==> flow/design.v <==
module gift_shop_part1(
    input clk, 
    input rst,
    input [31:0] data_in,   
    input valid_in,         
    output ready,       
    output reg finished,
    output reg [63:0] result
);
    localparam LENGTH = 34; 
    localparam HEX_LENGTH = 40;
    reg [1:0] word_cnt;
    reg [79:0] range_buffer;
    reg range_ready;
    wire [HEX_LENGTH-1:0] range_start_in;
    wire [HEX_LENGTH-1:0] range_end_in;
    assign range_start_in = range_buffer[79:40];
    assign range_end_in = range_buffer[39:0];
    assign ready = !rst;  
    reg stage1_valid;
    reg [HEX_LENGTH-1:0] stage1_range_start;
    reg [HEX_LENGTH-1:0] stage1_range_end;
    reg [31:0] stage1_start_len;
    reg [31:0] stage1_end_len;
    reg stage2_valid;
    reg [HEX_LENGTH-1:0] stage2_range_start;
    reg [HEX_LENGTH-1:0] stage2_range_end;
    reg [31:0] stage2_start_len;
    reg stage3_valid;
    reg [39:0] stage3_high_nibbles_start, stage3_high_nibbles_end;
    reg [39:0] stage3_low_nibbles_start,  stage3_low_nibbles_end;
    reg [31:0] stage3_half_len;
    reg stage4_valid;
    reg [31:0] stage4_half_len;
    reg [319:0] stage4_t_fstart, stage4_t_fend;
    reg [319:0] stage4_t_sstart, stage4_t_send;
    reg stage5_valid;
    reg [31:0] stage5_half_len;
    reg [159:0] stage5_L1_fstart, stage5_L1_fend;
    reg [159:0] stage5_L1_sstart, stage5_L1_send;
    reg stage6_valid;
    reg [31:0] stage6_half_len;
    reg [31:0] stage6_f_start, stage6_f_end;
    reg [31:0] stage6_s_start, stage6_s_end;
    reg stage7_valid;
    reg stage7_range_valid;
    reg [31:0] stage7_half_start;
    reg [31:0] stage7_half_end;
    reg [31:0] stage7_half_len;
    wire [31:0] stage2_half_len_wire;
    reg stage8_valid;
    reg stage8_range_valid;
    reg [31:0] stage8_mul_const;
    reg [31:0] stage8_sum_const;
    reg [31:0] stage8_addition;
    reg [31:0] stage8_half_len;
    wire [31:0] stage7_sub_const;
    reg stage10_valid, stage10_range_valid;
    reg [63:0] stage10_prod_mid;    
    reg [31:0] stage10_addition_q; 
    reg [31:0] stage10_half_len_q;
    reg stage9_valid, stage9_range_valid;
    reg [63:0] stage9_prod_partial;
    reg [31:0] stage9_addition_q;
    reg [31:0] stage9_half_len_q;
    reg [63:0] stage12_factor;
    reg  stage11_valid;
    reg stage11_range_valid;
    reg [63:0] stage11_immediate_sum;
    reg [31:0] stage11_half_len;
    reg stage12_valid, stage12_range_valid;
    reg [63:0] stage12_immediate_sum;
    reg stage13_valid, stage13_range_valid;
    reg [63:0] stage13_prod_partial;
    reg stage14_valid;
    reg stage14_range_valid;
    reg [63:0] stage14_result;
    reg [63:0] sum;
    reg [31:0] ranges_completed;
    function [31:0] length;
        input [HEX_LENGTH-1:0] number;
        begin
            if(number[39:36] != 0) length = 32'd10;
            else if(number[35:32] != 0) length = 32'd9;
            else if(number[31:28] != 0) length = 32'd8;
            else if(number[27:24] != 0) length = 32'd7;
            else if(number[23:20] != 0) length = 32'd6;
            else if(number[19:16] != 0) length = 32'd5;
            else if(number[15:12] != 0) length = 32'd4;
            else if(number[11:8] != 0) length = 32'd3;
            else if(number[7:4] != 0) length = 32'd2;
            else length = 32'd1;
        end
    endfunction
    function [319:0] extract_decimal_stage1; 
        input [39:0] bcd;
        input [31:0] num_digits;
        reg [31:0] t0, t1, t2, t3, t4, t5, t6, t7, t8, t9;
        begin
            t0 = (num_digits >= 1) ? bcd[3:0] : 32'd0;
            t1 = (num_digits >= 2) ? bcd[7:4] * 10 : 32'd0;
            t2 = (num_digits >= 3) ? bcd[11:8] * 100 : 32'd0;
            t3 = (num_digits >= 4) ? bcd[15:12] * 1000 : 32'd0;
            t4 = (num_digits >= 5) ? bcd[19:16] * 10000 : 32'd0;
            t5 = (num_digits >= 6) ? bcd[23:20] * 100000 : 32'd0;
            t6 = (num_digits >= 7) ? bcd[27:24] * 1000000 : 32'd0;
            t7 = (num_digits >= 8) ? bcd[31:28] * 10000000 : 32'd0;
            t8 = (num_digits >= 9) ? bcd[35:32] * 100000000 : 32'd0;
            t9 = (num_digits >= 10) ? bcd[39:36] * 1000000000 : 32'd0;
            extract_decimal_stage1 = {t9, t8, t7, t6, t5, t4, t3, t2, t1, t0};
        end
    endfunction
    function [159:0] extract_decimal_stage2; 
        input [319:0] stage1_output;  
        reg [31:0] t0, t1, t2, t3, t4, t5, t6, t7, t8, t9;
        reg [31:0] sum_L1_0, sum_L1_1, sum_L1_2, sum_L1_3, sum_L1_4;
        begin
            t0 = stage1_output[31:0];
            t1 = stage1_output[63:32];
            t2 = stage1_output[95:64];
            t3 = stage1_output[127:96];
            t4 = stage1_output[159:128];
            t5 = stage1_output[191:160];
            t6 = stage1_output[223:192];
            t7 = stage1_output[255:224];
            t8 = stage1_output[287:256];
            t9 = stage1_output[319:288];
            sum_L1_0 = t0 + t1;
            sum_L1_1 = t2 + t3;
            sum_L1_2 = t4 + t5;
            sum_L1_3 = t6 + t7;
            sum_L1_4 = t8 + t9;
            extract_decimal_stage2 = {sum_L1_4, sum_L1_3, sum_L1_2, sum_L1_1, sum_L1_0};
        end
    endfunction
    function [31:0] extract_decimal_stage3;
        input [159:0] stage2_output; 
        reg [31:0] sum_L1_0, sum_L1_1, sum_L1_2, sum_L1_3, sum_L1_4;
        reg [31:0] sum_L2_0, sum_L2_1, sum_L2_2;
        begin
            sum_L1_0 = stage2_output[31:0];
            sum_L1_1 = stage2_output[63:32];
            sum_L1_2 = stage2_output[95:64];
            sum_L1_3 = stage2_output[127:96];
            sum_L1_4 = stage2_output[159:128];
            sum_L2_0 = sum_L1_0 + sum_L1_1;
            sum_L2_1 = sum_L1_2 + sum_L1_3;
            sum_L2_2 = sum_L1_4;
            extract_decimal_stage3 = sum_L2_0 + sum_L2_1 + sum_L2_2;
        end
    endfunction
    function [63:0] power_ten;
        input [31:0] exp;
        begin
            case(exp)
                0: power_ten = 64'd1;
                1: power_ten = 64'd10;
                2: power_ten = 64'd100;
                3: power_ten = 64'd1000;
                4: power_ten = 64'd10000;
                5: power_ten = 64'd100000;
                default: power_ten = 64'd1;
            endcase
        end
    endfunction
    localparam CHUNK1 = 2'd0;
    localparam CHUNK2 = 2'd1;
    localparam CHUNK3 = 2'd2;
    always @(posedge clk) begin
        if (rst) begin
            word_cnt <= 0;
            range_ready <= 0;
        end else begin
            range_ready <= 0;
            if (valid_in && ready) begin
                case(word_cnt)
                    CHUNK1: begin
                        range_buffer[31:0] <= data_in;
                        word_cnt <= 2'd1;
                    end
                    CHUNK2: begin
                        range_buffer[63:32] <= data_in;
                        word_cnt <= 2'd2;
                    end
                    CHUNK3: begin
                        range_buffer[79:64] <= data_in[15:0];
                        range_ready <= 1;
                        word_cnt <= 2'd0;
                    end
                endcase
            end
        end
    end
    always @(posedge clk) begin
        if (rst) begin
            stage1_valid <= 0;
        end else begin
            if (range_ready) begin
                stage1_valid <= 1;
                stage1_range_start <= range_start_in;
                stage1_range_end <= range_end_in;
                stage1_start_len <= length(range_start_in);
                stage1_end_len <= length(range_end_in);
            end else begin
                stage1_valid <= 0;
            end
        end
    end
    always @(posedge clk) begin
        if (rst) begin
            stage2_valid <= 0;
        end else begin
            if (stage1_valid) begin
                if (stage1_start_len[0] == 1'b1 && stage1_end_len[0] == 1'b1 && 
                    stage1_start_len >= stage1_end_len) begin
                    stage2_range_start <= 40'h0000000002;
                    stage2_range_end <= 40'h0000000001;
                    stage2_start_len <= 32'd2;
                    stage2_valid <= 1;
                end else begin
                    if (stage1_start_len[0] == 1'b1) begin
                        stage2_range_start <= 40'h1 << (stage1_start_len << 2);
                        stage2_start_len <= stage1_start_len + 1;
                    end else begin
                        stage2_range_start <= stage1_range_start;
                        stage2_start_len <= stage1_start_len;
                    end
                    if (stage1_end_len[0] == 1'b1) begin 
                        stage2_range_end <= 40'h9999999999;
                    end else begin
                        stage2_range_end <= stage1_range_end;
                    end
                    stage2_valid <= 1;
                end
            end else begin
                stage2_valid <= 0;
            end
        end
    end
    assign stage2_half_len_wire = stage2_start_len >> 1;
    always @(posedge clk) begin
        if (rst) begin
            stage3_valid <= 0;
        end else begin
            stage3_valid <= stage2_valid;
            if (stage2_valid) begin
                stage3_half_len <= stage2_half_len_wire;
                stage3_high_nibbles_start <= stage2_range_start >> (stage2_half_len_wire << 2);
                stage3_high_nibbles_end <= stage2_range_end >> (stage2_half_len_wire << 2);
                stage3_low_nibbles_start <= stage2_range_start;
                stage3_low_nibbles_end <= stage2_range_end;
            end
        end
    end
    always @(posedge clk) begin
        if (rst) begin
            stage4_valid <= 0;
        end else begin
            stage4_valid <= stage3_valid;
            if (stage3_valid) begin
                stage4_half_len <= stage3_half_len;
                stage4_t_fstart <= extract_decimal_stage1(stage3_high_nibbles_start, stage3_half_len);
                stage4_t_fend <= extract_decimal_stage1(stage3_high_nibbles_end, stage3_half_len);
                stage4_t_sstart <= extract_decimal_stage1(stage3_low_nibbles_start, stage3_half_len);
                stage4_t_send <= extract_decimal_stage1(stage3_low_nibbles_end, stage3_half_len);
            end
        end
    end
    always @(posedge clk) begin
        if (rst) begin
            stage5_valid <= 0;
        end else begin
            stage5_valid <= stage4_valid;
            if (stage4_valid) begin
                stage5_half_len <= stage4_half_len;
                stage5_L1_fstart <= extract_decimal_stage2(stage4_t_fstart);
                stage5_L1_fend <= extract_decimal_stage2(stage4_t_fend);
                stage5_L1_sstart <= extract_decimal_stage2(stage4_t_sstart);
                stage5_L1_send <= extract_decimal_stage2(stage4_t_send);
            end
        end
    end
    always @(posedge clk) begin
        if (rst) begin
            stage6_valid <= 0;
        end else begin
            stage6_valid <= stage5_valid;
            if (stage5_valid) begin
                stage6_half_len <= stage5_half_len;
                stage6_f_start <= extract_decimal_stage3(stage5_L1_fstart);
                stage6_f_end <= extract_decimal_stage3(stage5_L1_fend);
                stage6_s_start <= extract_decimal_stage3(stage5_L1_sstart);
                stage6_s_end <= extract_decimal_stage3(stage5_L1_send);
            end
        end
    end
    always @(posedge clk) begin
        if (rst) begin
            stage7_valid <= 0;
            stage7_range_valid <= 0;
        end else begin
            stage7_valid <= stage6_valid;
            stage7_range_valid <= stage6_valid;
            if (stage6_valid) begin
                stage7_half_len <= stage6_half_len;
                stage7_half_start <= (stage6_s_start > stage6_f_start) ? (stage6_f_start + 1) : stage6_f_start;
                stage7_half_end <= (stage6_s_end < stage6_f_end) ? (stage6_f_end - 1) : stage6_f_end;
            end
        end
    end 
    assign stage7_sub_const = stage7_half_end - stage7_half_start;
    always @(posedge clk) begin
        if (rst) begin
            stage8_valid <= 0;
            stage8_range_valid <= 0;
        end else begin
            stage8_range_valid <= stage7_range_valid;
            if (stage7_valid && (stage7_half_end >= stage7_half_start)) begin
                stage8_sum_const <= stage7_half_start + stage7_half_end;
                stage8_half_len <= stage7_half_len;
                if (stage7_sub_const[0]) begin
                    stage8_addition <= 0;
                    stage8_mul_const <= (stage7_sub_const >> 1) + 1;
                end else begin
                    stage8_addition <= (stage7_half_start + stage7_half_end) >> 1;
                    stage8_mul_const <= stage7_sub_const >> 1;
                end
                stage8_valid <= 1;
            end else begin
                stage8_valid <= 0;
            end
        end
    end
    always @(posedge clk) begin
        if (rst) begin
            stage9_valid <= 0;
            stage9_range_valid <= 0;
        end else begin
            stage9_valid <= stage8_valid;
            stage9_range_valid <= stage8_range_valid;
            if (stage8_valid) begin
                stage9_prod_partial <= stage8_mul_const * stage8_sum_const;
                stage9_addition_q <= stage8_addition;
                stage9_half_len_q <= stage8_half_len;
            end
        end
    end
    always @(posedge clk) begin
        if (rst) begin
            stage10_valid <= 0;
            stage10_range_valid <= 0;
        end else begin
            stage10_valid <= stage9_valid;
            stage10_range_valid <= stage9_range_valid;
            if (stage9_valid) begin
                stage10_prod_mid <= stage9_prod_partial;
                stage10_addition_q <= stage9_addition_q;
                stage10_half_len_q <= stage9_half_len_q;
            end
        end
    end
    always @(posedge clk) begin
        if (rst) begin
            stage11_valid <= 0;
            stage11_range_valid <= 0;
        end else begin
            stage11_valid <= stage10_valid;
            stage11_range_valid <= stage10_range_valid;
            if (stage10_valid) begin
                stage11_immediate_sum <= stage10_prod_mid + stage10_addition_q;
                stage11_half_len <= stage10_half_len_q;
            end
        end
    end
    always @(posedge clk) begin
        if(rst) begin
            stage12_valid <= 0;
            stage12_range_valid <= 0;
        end else begin
            stage12_valid <= stage11_valid;
            stage12_range_valid <= stage11_range_valid;
            stage12_immediate_sum <= stage11_immediate_sum;
            stage12_factor <= power_ten(stage11_half_len) + 1;
        end
    end
    always @(posedge clk) begin
        if (rst) begin
            stage13_valid <= 0;
            stage13_range_valid <= 0;
        end else begin
            stage13_valid <= stage12_valid;
            stage13_range_valid <= stage12_range_valid;
            if (stage12_valid) begin
                stage13_prod_partial <= stage12_immediate_sum * stage12_factor;
            end
        end
    end
    always @(posedge clk) begin
        if (rst) begin
            stage14_valid <= 0;
            stage14_range_valid <= 0;
        end else begin
            stage14_valid <= stage13_valid;
            stage14_range_valid <= stage13_range_valid;
            if (stage13_valid) begin
                stage14_result <= stage13_prod_partial;
            end
        end
    end
    always @(posedge clk) begin
        if (rst) begin
            sum <= 0;
            finished <= 0;
            result <= 0;
            ranges_completed <= 0;
        end else begin
            if (stage14_valid) begin
                sum <= sum + stage14_result;
            end
            if (stage14_range_valid) begin
                ranges_completed <= ranges_completed + 1;
            end
            if (ranges_completed == LENGTH - 1 && stage14_range_valid && !finished) begin
                finished <= 1;
                result <= sum + (stage14_valid ? stage14_result : 64'd0);
            end
        end
    end
endmodule
* Step by step through the tools: gift_shop_part1 *
Tool output for the design above, in the order of the flow.
Line numbers count from 1 in the design file above.
Operators carry their Yosys type and port widths (W data, S select, Z words).
A cell with - has no value.

design
  top module = gift_shop_part1
  clock = clk
  library = sky130hd
  corner = tt_025C_1v80

* After elaboration *
Counts by Yosys on the flattened word-level netlist (proc, flatten, opt, wreduce; memories kept). Register bits leave out memories and registers merged into their read ports (data or address). Print and check cells are left out. Cells with the same type and inputs are merged into one.

word-level totals
  cells after elaboration = 311
  input bits = 35
  register bits after elaboration = 3384
  output and inout bits = 66

cells by class
  bitwise gates (word level) = 2
  multiply operators = 38
  shifts and indexed selects = 3
  equality and inequality tests = 8
  add/sub/neg operators = 47
  magnitude comparators = 14
  multiplexer cells = 30
  reductions and logical operators = 51

operator list
  operator                 number
  $mul A64 B64 Y64         1
  $mul A32 B32 Y64         1
  $add A32 B32 Y32         33
  $mul A4 B19 Y23 const B  4
  $mul A4 B21 Y23 const B  4
  $mul A4 B17 Y21 const B  4
  $mul A4 B14 Y18 const B  4
  $mul A4 B12 Y16 const B  4
  $mul A4 B10 Y14 const B  4
  $mul A4 B7 Y11 const B   4
  $mul A4 B5 Y9 const B    4
  $add A4 B32 Y32          4
  $add A64 B64 Y64         2
  $mux W64                 2
  $ge A31 B3 Y1 const B    4
  $add A32 B1 Y32 const B  3
  $mux W32                 3
  $ge A31 B4 Y1 const B    3
  $pmux W17 S5             1
  $mul A4 B3 Y7 const B    4
  $shr A40 B32 Y40         2
  $mux W40                 2
  $reduce_bool A4 Y1       18
  $ge A32 B32 Y1           2
  $add A64 B1 Y64 const B  1
  $add A64 B31 Y64         1
  $ge A31 B2 Y1 const B    2
  $eq A31 B2 Y1 const B    2

Other operator kinds: 27; their cells: 70.

* Longest topological paths *
Longest topological path by Yosys (ltp), each cell counted once; first at word level (registers and memories cut), then after technology mapping (sequential cells cut; the memories' decode and read muxes count).

depth
  word-level depth = 9
  ABC_AREA = 0
  depth in mapped cells = 33
  mapped depth without buffers = 30

* Netlist *
Yosys stat after the flow's synthesis: flattened, memories mapped to cells. It holds for the ABC_AREA given above (unset counts as 0); a run with the other value may have another netlist.

cell types
  type                       number  total area (um^2)
  sky130_fd_sc_hd__edfxtp_1  2107    6.33E+04
  sky130_fd_sc_hd__fa_1      1870    3.74E+04
  sky130_fd_sc_hd__ha_1      2170    2.72E+04
  sky130_fd_sc_hd__inv_1     2571    9.65E+03
  sky130_fd_sc_hd__and2_1    1253    7.84E+03
  sky130_fd_sc_hd__xnor2_1   757     6.63E+03
  sky130_fd_sc_hd__nand2_1   1487    5.58E+03
  sky130_fd_sc_hd__a21oi_1   808     4.04E+03
  sky130_fd_sc_hd__dfxtp_1   186     3.72E+03
  sky130_fd_sc_hd__nor2_1    981     3.68E+03
  sky130_fd_sc_hd__a21o_1    364     2.73E+03
  sky130_fd_sc_hd__xor2_1    304     2.66E+03
  sky130_fd_sc_hd__o21ai_0   443     2.22E+03
  sky130_fd_sc_hd__clkbuf_1  555     2.08E+03
  sky130_fd_sc_hd__nor2b_1   295     1845.52
  sky130_fd_sc_hd__mux2i_1   115     1.15E+03
  sky130_fd_sc_hd__o21bai_1  146     1.1E+03
  sky130_fd_sc_hd__nand3_1   202     1010.97

Other cell types: 80; their cells: 1507.

synthesis totals
  mapped cells = 18121
  cell area after synthesis = 194348.9 um^2
  sequential part of the area = 66994.3 um^2
  flip-flop cells = 2293
  buffers = 589

* Worst setup path after synthesis *
Source: OpenSTA report_checks on the synthesized netlist (no wires, ideal clock, input and output delay 20% of the period each), path of least setup slack; recovery checks are left aside. Register names are those of the netlist, which keeps one name where synthesis merged equal registers.

path after synthesis
  path type = input to register
  from = input rst
  to = register stage4_half_len[0]
  library setup time = 1.584 ns
  required time = 8.416 ns
  driving pins on the path = 3
  clock period = 10.0 ns
  arrival = 27.092 ns
  buffers on the path = 2
  input delay = 2.000 ns
  time at the first pin = 2.000 ns
  path delay = 26.676 ns
  setup slack = -18.676 ns
  synthesis period reached = 28.676 ns

"path delay" = arrival - input delay + setup time.
"driving pins on the path" counts driving pins, that of a launching flip-flop among them; a cell with two outputs on the path counts twice.
"synthesis period reached" = period - worst setup slack (recovery checks aside). The figure is calculated, with input and output delays left at 20% of the set period.
The rows between start and end are the longest chain of elaborated cells between them; the timing report does not say that the signal goes this way. Where chains are equally long, one stands for them.
Each line given opens the expression or statement behind the cell; cells for indexed reads and writes are added by Yosys, which also makes memories of some case tables.

on the way, after synthesis
  path through = sky130_fd_sc_hd__clkbuf_1 -> sky130_fd_sc_hd__clkbuf_1 -> sky130_fd_sc_hd__nor2b_1
  length of the longest elaborated chain = 2
  elaborated cells between the ends (all ways) = 2
  source lines of those cells = 0
  classes of those cells = logic: 1; reduce/logical: 1

ends and longest elaborated chain, after synthesis
  what               line  RTL
  start, declared    3     input rst,
  $not A1 Y1         -
  $reduce_and A2 Y1  -
  end, assigned      261   stage4_half_len <= stage3_half_len;

* Worst path after layout *
From the final timing report of record 1: the path of least setup slack in the routed layout; clock arrival at registers is part of the times.

path post-layout
  path type = register to register
  from = register stage12_factor[5]
  to = register stage13_prod_partial[61]
  clock period = 5.34 ns
  library setup time = 0.24 ns
  buffers on the path = 4
  required time = 5.94 ns
  setup slack = -3.16 ns
  time at the first pin = 0.91 ns
  driving pins on the path = 35
  arrival = 9.10 ns

The rows between start and end are the longest chain of elaborated cells between them; the timing report does not say that the signal goes this way. Where chains are equally long, one stands for them.

on the way, post-layout
  path through = sky130_fd_sc_hd__edfxtp_1 -> sky130_fd_sc_hd__buf_6 -> sky130_fd_sc_hd__buf_12 -> sky130_fd_sc_hd__buf_4 -> sky130_fd_sc_hd__and2_1 -> sky130_fd_sc_hd__fa_1 -> sky130_fd_sc_hd__inv_1 -> sky130_fd_sc_hd__fa_1 -> sky130_fd_sc_hd__inv_1 -> sky130_fd_sc_hd__fa_1 -> sky130_fd_sc_hd__fa_1 -> sky130_fd_sc_hd__fa_1 -> sky130_fd_sc_hd__inv_1 -> sky130_fd_sc_hd__fa_1 -> sky130_fd_sc_hd__inv_1 -> sky130_fd_sc_hd__ha_4 -> sky130_fd_sc_hd__ha_4 -> sky130_fd_sc_hd__fa_1 -> sky130_fd_sc_hd__inv_1 -> sky130_fd_sc_hd__fa_1 -> sky130_fd_sc_hd__inv_1 -> sky130_fd_sc_hd__ha_4 -> sky130_fd_sc_hd__a21oi_4 -> sky130_fd_sc_hd__o21ai_2 -> sky130_fd_sc_hd__a41o_1 -> sky130_fd_sc_hd__a2111oi_4 -> sky130_fd_sc_hd__o21bai_1 -> sky130_fd_sc_hd__nand3_1 -> sky130_fd_sc_hd__o21bai_4 -> sky130_fd_sc_hd__a221o_1 -> sky130_fd_sc_hd__buf_6 -> sky130_fd_sc_hd__a21oi_4 -> sky130_fd_sc_hd__o21ai_1 -> sky130_fd_sc_hd__a21oi_1 -> sky130_fd_sc_hd__xnor2_1
  length of the longest elaborated chain = 1
  elaborated cells between the ends (all ways) = 1
  source lines of those cells = 1
  classes of those cells = mul: 1

ends and longest elaborated chain, post-layout
  what              line  RTL
  start, declared   66    reg [63:0] stage12_factor;
  start, assigned   383   stage12_factor <= power_ten(stage11_half_len) + 1;
  $mul A64 B64 Y64  394   stage13_prod_partial <= stage12_immediate_sum * stage12_factor;
  end, assigned     394
  end, declared     74    reg [63:0] stage13_prod_partial;

FLOW RESULTS
============

Settings and measured results of 2 stored flow runs for module gift_shop_part1 (sky130hd), not sorted in any way. The constraints put input and output delay at 20% of the set period each and load the outputs with 0.01 pF.

Record 1
==> flow/run.sh <==
#!/bin/bash
# the make line also repeats the synthesis and layout settings of config.mk as NAME=value (left out here)
make -C /OpenROAD-flow-scripts/flow DESIGN_CONFIG=/design/flow/config.mk WORK_HOME=/design/flow/orfs CLKGATE_MAP_FILE= finish
==> flow/config.mk <==
export PLATFORM = sky130hd
export DESIGN_NAME = gift_shop_part1
export DESIGN_NICKNAME = gift_shop_part1
export VERILOG_FILES = /design/flow/design.v
export SDC_FILE = /design/flow/constraint.sdc
export NUM_CORES = 4
export LEC_CHECK = 0
export CAP_MARGIN = 20
export CORE_MARGIN = 2
export CORE_UTILIZATION = 40
export PLACE_DENSITY = 0.6
export SLEW_MARGIN = 20
==> flow/constraint.sdc <==
create_clock -name core_clock -period 5.34 [get_ports {clk}]
set_input_delay 1.0680 -clock core_clock [delete_from_list [all_inputs] [get_ports {clk}]]
set_output_delay 1.0680 -clock core_clock [all_outputs]
set_load 0.01 [all_outputs]

==> results of record 1 <==
chip area after synthesis (Yosys): 194348.9 um^2
die area: 491464.0 um^2
utilization: 46.1 %
worst setup slack after layout: -3.160 ns
worst hold slack: 0.363 ns

Record 2
==> flow/run.sh <==
#!/bin/bash
# the make line also repeats the synthesis and layout settings of config.mk as NAME=value (left out here)
make -C /OpenROAD-flow-scripts/flow DESIGN_CONFIG=/design/flow/config.mk WORK_HOME=/design/flow/orfs CLKGATE_MAP_FILE= finish
==> flow/config.mk <==
export PLATFORM = sky130hd
export DESIGN_NAME = gift_shop_part1
export DESIGN_NICKNAME = gift_shop_part1
export VERILOG_FILES = /design/flow/design.v
export SDC_FILE = /design/flow/constraint.sdc
export NUM_CORES = 4
export LEC_CHECK = 0
export CAP_MARGIN = 20
export CORE_ASPECT_RATIO = 0.67
export CORE_MARGIN = 2
export CORE_UTILIZATION = 18
export PLACE_DENSITY = 0.89
export SETUP_SLACK_MARGIN = -0.52
export SLEW_MARGIN = 40
==> flow/constraint.sdc <==
create_clock -name core_clock -period 5.92 [get_ports {clk}]
set_input_delay 1.1840 -clock core_clock [delete_from_list [all_inputs] [get_ports {clk}]]
set_output_delay 1.1840 -clock core_clock [all_outputs]
set_load 0.01 [all_outputs]

==> results of record 2 <==
chip area after synthesis (Yosys): 194348.9 um^2
die area: 1088210.0 um^2
utilization: 21.4 %
worst setup slack after layout: -2.856 ns
worst hold slack: 0.340 ns
